==> flow/design.v <==
`timescale 1ns / 1ps
module uart_rx(
               input               clk          ,		 
               input               rst_n        ,	
               input               din          ,
               output  reg [7:0]    dout         ,		
               output  reg         dout_vld     
               );
parameter    	   BPS	  =	217;	 
reg   [14:0]        cnt0         ;
wire                add_cnt0     ;
wire                end_cnt0     ;
reg   [ 3:0]        cnt1         ;
wire                add_cnt1     ;
wire                end_cnt1     ;
reg                 rx0          ;	
reg                 rx1          ;	
reg                 rx2          ;	
wire                rx_en        ;
reg                 flag_add     ;
always @ (posedge clk or negedge rst_n) begin
	if(!rst_n) begin
		rx0 <= 1'b1;
        rx1 <= 1'b1;
        rx2 <= 1'b1;
	end
	else begin
		rx0 <= din;
        rx1 <= rx0;
        rx2 <= rx1;
	end
end
assign rx_en = rx2 & ~rx1;	
always @(posedge clk or negedge rst_n)begin
    if(!rst_n)begin
        cnt0 <= 0;
    end
    else if(add_cnt0)begin
        if(end_cnt0)
            cnt0 <= 0;
        else
            cnt0 <= cnt0 + 1;
    end
end
assign add_cnt0 = flag_add;
assign end_cnt0 = add_cnt0 && cnt0==BPS-1 ;
always @(posedge clk or negedge rst_n)begin 
    if(!rst_n)begin
        cnt1 <= 0;
    end
    else if(add_cnt1)begin
        if(end_cnt1)
            cnt1 <= 0;
        else
            cnt1 <= cnt1 + 1;
    end
end
assign add_cnt1 = end_cnt0;
assign end_cnt1 = add_cnt1 && cnt1==9-1 ;  
always @ (posedge clk or negedge rst_n)begin
	if(!rst_n) begin
		flag_add <= 1'b0;
	end
	else if(rx_en) begin		
		flag_add <= 1'b1;	
	end
    else if(end_cnt1) begin		
		flag_add <= 1'b0;	
	end
end
always @ (posedge clk or negedge rst_n)begin
	if(!rst_n) begin
		dout <= 8'd0;
	end
	else if(add_cnt0 && cnt0==BPS/2-1 && cnt1!=0) begin		 
	    dout[cnt1-1]<= rx2 ;
	end
end
always @ (posedge clk or negedge rst_n)begin
	if(!rst_n) begin
		dout_vld <= 1'b0;
	end
    else if(end_cnt1) begin		
		dout_vld <= 1'b1;	
	end
	else begin	
        dout_vld <= 1'b0;			
	end
end
endmodule
`timescale 1ns / 1ps
module uart_tx(
                 input             clk    ,			
                 input             rst_n  ,		
                 input [7:0]       din    ,
                 input             din_vld,	  
                 output reg        rdy    ,   
                 output reg        dout   
             );
parameter         BPS    = 217;
reg   [7:0]       tx_data_tmp;	
reg               flag_add   ;
reg   [14:0]      cnt0       ;
wire              add_cnt0   ;
wire              end_cnt0   ;
reg   [ 3:0]      cnt1       ;
wire              add_cnt1   ;
wire              end_cnt1   ;
wire  [ 9:0]      data       ;
always  @(posedge clk or negedge rst_n)begin
    if(rst_n==1'b0)begin
        flag_add <= 0;
    end
    else if(flag_add==0 && din_vld)begin
        flag_add <= 1;
    end
    else if(end_cnt1)begin
        flag_add <= 0;
    end
end
always @(posedge clk or negedge rst_n)begin
    if(!rst_n)begin
        cnt0 <= 0;
    end
    else if(add_cnt0)begin
        if(end_cnt0)
            cnt0 <= 0;
        else
            cnt0 <= cnt0 + 1;
    end
end
assign add_cnt0 = flag_add;
assign end_cnt0 = add_cnt0 && cnt0==BPS-1 ;
always @(posedge clk or negedge rst_n)begin 
    if(!rst_n)begin
        cnt1 <= 0;
    end
    else if(add_cnt1)begin
        if(end_cnt1)
            cnt1 <= 0;
        else
            cnt1 <= cnt1 + 1;
    end
end
assign add_cnt1 = end_cnt0;
assign end_cnt1 = add_cnt1 && cnt1==10-1 ;
always @ (posedge clk or negedge rst_n) begin
	if(!rst_n) begin
		tx_data_tmp <=8'd0;
	end
	else if(flag_add==1'b0 && din_vld) begin	
		tx_data_tmp <= din;	
	end
end
always @ (posedge clk or negedge rst_n) begin
	if(!rst_n) begin
		dout <= 1'b1;
	end
	else if(add_cnt0 && cnt0==1-1)begin
        dout<= data[cnt1];
    end 
end
assign  data = {1'b1,tx_data_tmp,1'b0};  
always  @(*)begin
    if(din_vld || flag_add)
        rdy = 1'b0;
    else
        rdy = 1'b1;
end
endmodule
module  uart_top(
								input  clk,
								input  rst_n,
								input  din,
								input sw8,
								output  reg  [23:0] pic_out,
								output  reg [16:0] addr,
								output  reg wr_ram,
								output  tx,
								output  reg pic_done,    
								output  reg  pic_download,    
								output  reg [7:0] rgb_led
								);
	wire   dout_vld;
	wire  [7:0] dout;
	reg [3:0] code_p;
	reg  [4:0]  cnt;
	reg  [3:0]  state;
	wire  [3:0]  code;
	wire [7:0]  temp;
	reg [23:0] pic_reg;
	parameter  monitor=0;   
	parameter  second=1 ;
	parameter  third=2 ;
	parameter   fouth=3;
	parameter   fiveth=4;
	parameter   sixth=5;
	parameter   send=6;
	parameter   stop=7;
	assign temp=(dout>8'd57)?(dout-8'd87):(dout-8'd48);
	assign code=temp[3:0];
	always  @ (posedge clk or negedge rst_n)
	    begin
			if  (!rst_n)
			   begin
			      state<=monitor;
				  wr_ram<=1;
				  pic_out<=0;
				  addr<=0;
				  pic_done<=0;
				  end
			else
	case (state)
	monitor:	begin
				   if (dout_vld)
						begin
						    wr_ram<=1;	
							pic_reg[23:20]<=code;
							state<=second;
							code_p<=code;
						end
				 else
				          state<=monitor;
					end
	second:	begin
					if (dout_vld)
							begin
								pic_reg[19:16]<=code;
								state<=third;
								rgb_led<={code_p,code};
							end
					else
							state<=second;
					end
		third:		begin
					if (dout_vld)
						begin
							pic_reg[15:12]<=code;
							state<=fouth;
							code_p<=code;
						end
					else
						state<=third;
					end
		fouth:		begin
					if (dout_vld)
						begin
							pic_reg[11:8]<=code;
							state<=fiveth;
							rgb_led<={code_p,code};
						end
					else
						state<=fouth;
					end
		fiveth:		begin
					if (dout_vld)
						begin
							pic_reg[7:4]<=code;
							state<=sixth;
							code_p<=code;
						end
					else
						state<=fiveth;
					end
        sixth:		begin
					if (dout_vld)
						begin
							pic_reg[3:0]<=code;
							state<=send;
							rgb_led<={code_p,code};
						end
					else
						state<=sixth;
					end
		send: 	 begin
						wr_ram<=0;
						pic_out<=pic_reg;
						if (addr<479)
							begin
								addr<=addr+1;								
								pic_done<=0;
								state<=monitor;
							end
			         else if (addr==479)
					        begin								 
							     addr<=0;		
								 pic_done<=1;
								 state<=stop;								
							end	 
						end
		stop:  begin
					if  (sw8==1)
					    state<=monitor;
					else
						begin
						state<=stop;
						end
				  end
		     endcase
		end
		always  @ (posedge  clk or negedge rst_n)
		    begin
				if (!rst_n)
					cnt<=0;
				else if (state==send)
				    cnt<=cnt+1;
			    else 
					cnt<=cnt;
			end
		always  @ (posedge  clk or negedge rst_n)
			begin
				if (!rst_n)
					pic_download<=1;
		   else if (cnt>=15)
					pic_download<=0;
			else
					pic_download<=1;
			end
		uart_rx #(.BPS(16)) uart_rx(
								.clk(clk),
								.rst_n(rst_n),
								.din(din),
								.dout(dout),
								.dout_vld(dout_vld)
								);
	   uart_tx #(.BPS(16)) uart_tx(
                              .clk(clk)    ,			
                              .rst_n(rst_n)  ,		
							  .din_vld(dout_vld)    ,
							  .din(dout),
							  .dout(tx),
							  .rdy()
							); 
		endmodule 
# --- From RTL to reports: uart_top ---
# Tool output for the design above, in the order of the flow.
# Lines are those of the file above, counted from 1.
inputs:
  top_module: "uart_top"
  clock_port: "clk"
  cell_library: "sky130hd"
  lib_corner: "tt_025C_1v80"

# --- Word-level counts ---
# Yosys after proc, flatten, opt, wreduce and memory -nomap, before mapping. Memory bits, and registers merged into a memory's read port (data or address), are not among the register bits. Print and check cells are not counted.
bits:
  register_bits: 150
op_classes:
  compare: 3
  shift: 3
  n_reduce_logical: 31
  add_sub_neg: 10
  mux: 31
  eq_ne: 17
  logic: 6
ops:
  columns: ["cell", "count"]
  rows:
  - ["2-to-1 mux 17 bit", 2]
  - ["variable shift 1 x 33 -> 8 bit", 1]
  - ["variable shift 1 x 33 -> 8 bit (first input constant)", 1]
  - ["negator 32 -> 33 bit", 1]
  - ["case mux 4 bit (select 8 bit)", 1]
  - ["adder 15 x 1 -> 15 bit (second input constant)", 2]
  - ["equality test 15 x 4 -> 1 bit (second input constant)", 2]
  - ["2-to-1 mux 15 bit", 2]
  - ["2-to-1 mux 4 bit", 7]
  - ["AND reduction 3 bit", 8]
  - ["adder 17 x 1 -> 17 bit (second input constant)", 1]
  - ["less-than comparator 17 x 9 -> 1 bit (second input constant)", 1]
  - ["equality test 17 x 9 -> 1 bit (second input constant)", 1]
  - ["equality test 4 x 3 -> 1 bit (second input constant)", 4]
  - ["2-to-1 mux 8 bit", 2]
  - ["equality test 15 x 3 -> 1 bit (second input constant)", 1]
  - ["zero test 15 bit", 1]
  - ["2-to-1 mux 1 bit", 12]
  - ["indexed select 10 x 4 -> 1 bit", 1]
  - ["logical AND 1 bit", 8]
  - ["nonzero test 2 bit", 4]
  - ["adder 4 x 1 -> 4 bit (second input constant)", 2]
  - ["equality test 4 x 2 -> 1 bit (second input constant)", 2]
  - ["equality test 4 bit (second input constant)", 2]
  - ["greater-than comparator 8 x 6 -> 1 bit (second input constant)", 1]
  - ["AND 8 bit", 1]
  - ["bitwise OR 8 bit", 1]
  - ["NOT 8 bit", 1]
# Other operator kinds: 19; their cells: 28.

# --- Depth ---
# Depth = most cells in a row (Yosys ltp): at word level without a register or memory, in the mapped netlist without a sequential cell, where the memories' decode and read muxes count.
logic_depth:
  ltp_word: 6
  abc_area: 0
  mapped_depth: 13
  depth_no_buf: 12

# --- Synthesis result ---
# Source: synth_stat.txt of the flow (Yosys; design flattened, memories mapped). It holds for the ABC_AREA given above (unset counts as 0); a run with the other value may have another netlist.
by_type:
  columns: ["cell_type", "count", "area_total_um2"]
  rows:
  - ["sky130_fd_sc_hd__dfrtp_1", 111, 2.78E+03]
  - ["sky130_fd_sc_hd__edfxtp_1", 36, 1.08E+03]
  - ["sky130_fd_sc_hd__mux2_2", 43, 484.214]
  - ["sky130_fd_sc_hd__ha_1", 22, 275.264]
  - ["sky130_fd_sc_hd__dfstp_2", 7, 183.926]
  - ["sky130_fd_sc_hd__xnor2_1", 20, 175.168]
  - ["sky130_fd_sc_hd__nand2_1", 42, 157.651]
  - ["sky130_fd_sc_hd__xor2_1", 16, 140.134]
  - ["sky130_fd_sc_hd__nor4_1", 18, 112.608]
  - ["sky130_fd_sc_hd__nor2_1", 27, 101.347]
  - ["sky130_fd_sc_hd__and3_1", 16, 100.096]
  - ["sky130_fd_sc_hd__nand3_1", 20, 100.096]
  - ["sky130_fd_sc_hd__inv_1", 21, 78.826]
  - ["sky130_fd_sc_hd__o21ai_0", 15, 75.072]
  - ["sky130_fd_sc_hd__clkbuf_1", 18, 67.565]
  - ["sky130_fd_sc_hd__nand4_1", 9, 56.304]
  - ["sky130_fd_sc_hd__mux2i_1", 5, 50.048]
  - ["sky130_fd_sc_hd__or3_1", 8, 50.048]
# Not listed: further types 38, cells in them 74.
mapped:
  yosys_area_um2: 6656.4
  cells: 528
  flip_flops: 154
# By module: a second synthesis without flattening, with its own total; a netlist apart from the flattened one above.
unflattened:
  hier_cells: 532
  area_unflattened_um2: 6855.3
# Each row is one instance without its submodules.
by_module:
  columns: ["mod", "instances", "mod_seq_area_um2", "cells", "area_um2"]
  rows:
  - ["uart_top", 1, 2511.2, 242, 3636.0]
  - ["uart_rx (BPS=16)", 1, 804.5, 167, 1789.2]
  - ["uart_tx (BPS=16)", 1, 726.9, 123, 1430.1]

# --- Worst setup path after synthesis ---
# OpenSTA on the mapped netlist: ideal clock, no wires. The path of least setup slack (recovery checks aside). Input and output delay are each 20% of the period. Register names are those of the netlist, which keeps one name where synthesis merged equal registers.
synth_timing:
  path_kind: "register to register"
  startpoint: "register uart_rx.cnt1[0]"
  endpoint: "register uart_rx.dout[3]"
  delay_ns: 3.356
  launch_ns: 0.000
  period_ns: 10.0
  setup_slack_ns: 6.644
  path_buffers: 1
  t_required_ns: 9.872
  path_stages: 11
  setup_ns: 0.128
  arrival_time_ns: 3.228
  period_less_setup_slack_ns: 3.356
# "delay_ns" is the arrival time less input delay plus setup time.
# "path_stages": output pins that drive a net of the path, with the launching flip-flop's if there is one; two outputs of one cell count as two.
# "period_less_setup_slack_ns" is the clock period less the worst setup slack; recovery checks do not enter. This is arithmetic on one report: input and output delays are still those of the set period (20% each).
# Between the ends stands the longest chain of elaborated cells between them, by number of cells; it is not shown to be the way that was timed. Of several equally long chains one is given.
# Each line given opens the expression or statement behind the cell; cells for indexed reads and writes are added by Yosys, which also makes memories of some case tables.
# A register here has more assigning lines than the two given.
# Where a signal picks the word or bit written, the line may be left out of the assigning lines.
synth_between:
  cell_sequence: "sky130_fd_sc_hd__dfrtp_1 sky130_fd_sc_hd__buf_2 sky130_fd_sc_hd__inv_1 sky130_fd_sc_hd__ha_1 sky130_fd_sc_hd__or3b_2 sky130_fd_sc_hd__ha_1 sky130_fd_sc_hd__or4b_4 sky130_fd_sc_hd__nor4_4 sky130_fd_sc_hd__nand3_2 sky130_fd_sc_hd__nor4_1 sky130_fd_sc_hd__mux2_1"
  elab_chain_len: 6
synth_lines:
  columns: ["item", "line_no", "source"]
  rows:
  - ["start: declaration", 13, "reg   [ 3:0]        cnt1         ;"]
  - ["start: assignment", 49, "cnt1 <= 0;"]
  - ["start: assignment", 55, "cnt1 <= cnt1 + 1;"]
  - ["subtractor 4 x 1 -> 5 bit", 76, "dout[cnt1-1]<= rx2 ;"]
  - ["negator 32 -> 33 bit", 76, null]
  - ["variable shift 1 x 33 -> 8 bit", 76, null]
  - ["NOT 8 bit", 76, null]
  - ["AND 8 bit", 76, null]
  - ["bitwise OR 8 bit", 76, null]
  - ["end: assignment", 73, "dout <= 8'd0;"]
  - ["end: declaration", 6, "output reg [7:0] dout ,"]

# --- Worst path after layout ---
# Path of least setup slack in the final report of job 1 (OpenROAD, finished layout, wires in). Where an end is a register, its clock arrival counts in the times.
layout_timing:
  path_kind: "register to register"
  startpoint: "register uart_rx.cnt1[0]"
  endpoint: "register uart_rx.dout[7]"
  path_buffers: 1
  path_stages: 11
  arrival_time_ns: 4.03
  period_ns: 10.0
  t_required_ns: 10.30
  launch_ns: 0.42
  setup_ns: 0.12
  setup_slack_ns: 6.27
# Between the ends stands the longest chain of elaborated cells between them, by number of cells; it is not shown to be the way that was timed. Of several equally long chains one is given.
# A register here has more assigning lines than the two given.
# Where a signal picks the word or bit written, the line may be left out of the assigning lines.
layout_between:
  cell_sequence: "sky130_fd_sc_hd__dfrtp_1 sky130_fd_sc_hd__buf_2 sky130_fd_sc_hd__inv_1 sky130_fd_sc_hd__ha_1 sky130_fd_sc_hd__or3b_2 sky130_fd_sc_hd__ha_1 sky130_fd_sc_hd__or4b_4 sky130_fd_sc_hd__nor4_4 sky130_fd_sc_hd__nand3_2 sky130_fd_sc_hd__nor4_1 sky130_fd_sc_hd__mux2_1"
  elab_chain_len: 6
layout_lines:
  columns: ["item", "line_no", "source"]
  rows:
  - ["start: declaration", 13, "reg   [ 3:0]        cnt1         ;"]
  - ["start: assignment", 49, "cnt1 <= 0;"]
  - ["start: assignment", 55, "cnt1 <= cnt1 + 1;"]
  - ["subtractor 4 x 1 -> 5 bit", 76, "dout[cnt1-1]<= rx2 ;"]
  - ["negator 32 -> 33 bit", 76, null]
  - ["variable shift 1 x 33 -> 8 bit", 76, null]
  - ["NOT 8 bit", 76, null]
  - ["AND 8 bit", 76, null]
  - ["bitwise OR 8 bit", 76, null]
  - ["end: assignment", 73, "dout <= 8'd0;"]
  - ["end: declaration", 6, "output reg [7:0] dout ,"]

# Flow measurements of uart_top on sky130hd: 5 stored runs with different settings, listed in no order. Input and output delays are each 20% of the period that was set; the output load is 0.01 pF.
# By "achieved_clock_period_ns" is meant the clock period of the run minus its worst setup slack. This is arithmetic on one report: input and output delays are still those of the set period (20% each).
runs:
  - name: "job 1"
    settings:
      CELL_PAD_IN_SITES_GLOBAL_PLACEMENT: 1
      CORE_UTILIZATION: 49
      CTS_CLUSTER_DIAMETER: 343
      CTS_CLUSTER_SIZE: 60
      GPL_TIMING_DRIVEN: 0
      HOLD_SLACK_MARGIN: 0.04
      SETUP_SLACK_MARGIN: 1.72
      SLEW_MARGIN: 5
      period_ns: 10.0
      CAP_MARGIN: 20
      CORE_MARGIN: 2
    results:
      achieved_clock_period_ns: 3.732
      holdWs_ns: 0.356
      final_stdcell_area_um2: 8066.5
      yosys_chip_area_um2: 6656.4
      die_um2: 14532.3
      final_setup_ws_ns: 6.268
      util_pct: 60.9
  - name: "job 2"
    settings:
      CAP_MARGIN: 30
      CELL_PAD_IN_SITES_DETAIL_PLACEMENT: 2
      CELL_PAD_IN_SITES_GLOBAL_PLACEMENT: 3
      CORE_MARGIN: 4
      CORE_UTILIZATION: 61
      CTS_CLUSTER_DIAMETER: 253
      CTS_CLUSTER_SIZE: 86
      GPL_ROUTABILITY_DRIVEN: 1
      GPL_TIMING_DRIVEN: 0
      HOLD_SLACK_MARGIN: 0.02
      MAX_ROUTING_LAYER: "met5"
      PLACE_DENSITY_LB_ADDON: 0.07
      TNS_END_PERCENT: 20
      period_ns: 3.42
      SLEW_MARGIN: 20
    outcome: "stopped before the end: placement reported FLW-0024"
  - name: "job 3"
    settings:
      CELL_PAD_IN_SITES_DETAIL_PLACEMENT: 0
      CELL_PAD_IN_SITES_GLOBAL_PLACEMENT: 1
      CORE_ASPECT_RATIO: 1.22
      CORE_UTILIZATION: 30
      HOLD_SLACK_MARGIN: 0.17
      PLACE_DENSITY_LB_ADDON: 0.26
      SETUP_SLACK_MARGIN: 0.66
      SLEW_MARGIN: 20
      period_ns: 4.87
      CAP_MARGIN: 20
      CORE_MARGIN: 2
    results:
      achieved_clock_period_ns: 3.650
      holdWs_ns: 0.358
      final_stdcell_area_um2: 8075.2
      yosys_chip_area_um2: 6656.4
      die_um2: 23401.4
      final_setup_ws_ns: 1.220
      util_pct: 36.8
  - name: "job 4"
    settings:
      CELL_PAD_IN_SITES_DETAIL_PLACEMENT: 1
      CELL_PAD_IN_SITES_GLOBAL_PLACEMENT: 1
      CORE_ASPECT_RATIO: 1.5
      CORE_MARGIN: 3
      CORE_UTILIZATION: 43
      CTS_CLUSTER_DIAMETER: 343
      CTS_CLUSTER_SIZE: 60
      GPL_ROUTABILITY_DRIVEN: 0
      GPL_TIMING_DRIVEN: 0
      HOLD_SLACK_MARGIN: 0.04
      SETUP_SLACK_MARGIN: 1.72
      SLEW_MARGIN: 5
      period_ns: 10.0
      CAP_MARGIN: 20
    results:
      achieved_clock_period_ns: 3.795
      holdWs_ns: 0.357
      final_stdcell_area_um2: 8080.2
      yosys_chip_area_um2: 6656.4
      die_um2: 17039.3
      final_setup_ws_ns: 6.205
      util_pct: 53.4
  - name: "job 5"
    settings:
      CELL_PAD_IN_SITES_DETAIL_PLACEMENT: 2
      CELL_PAD_IN_SITES_GLOBAL_PLACEMENT: 1
      CORE_MARGIN: 3
      CORE_UTILIZATION: 49
      CTS_CLUSTER_DIAMETER: 343
      CTS_CLUSTER_SIZE: 60
      GPL_TIMING_DRIVEN: 0
      HOLD_SLACK_MARGIN: 0.04
      SETUP_SLACK_MARGIN: 1.72
      SLEW_MARGIN: 5
      period_ns: 10.0
      CAP_MARGIN: 20
    outcome: "stopped before the end: clock tree synthesis reported DPL-0033"
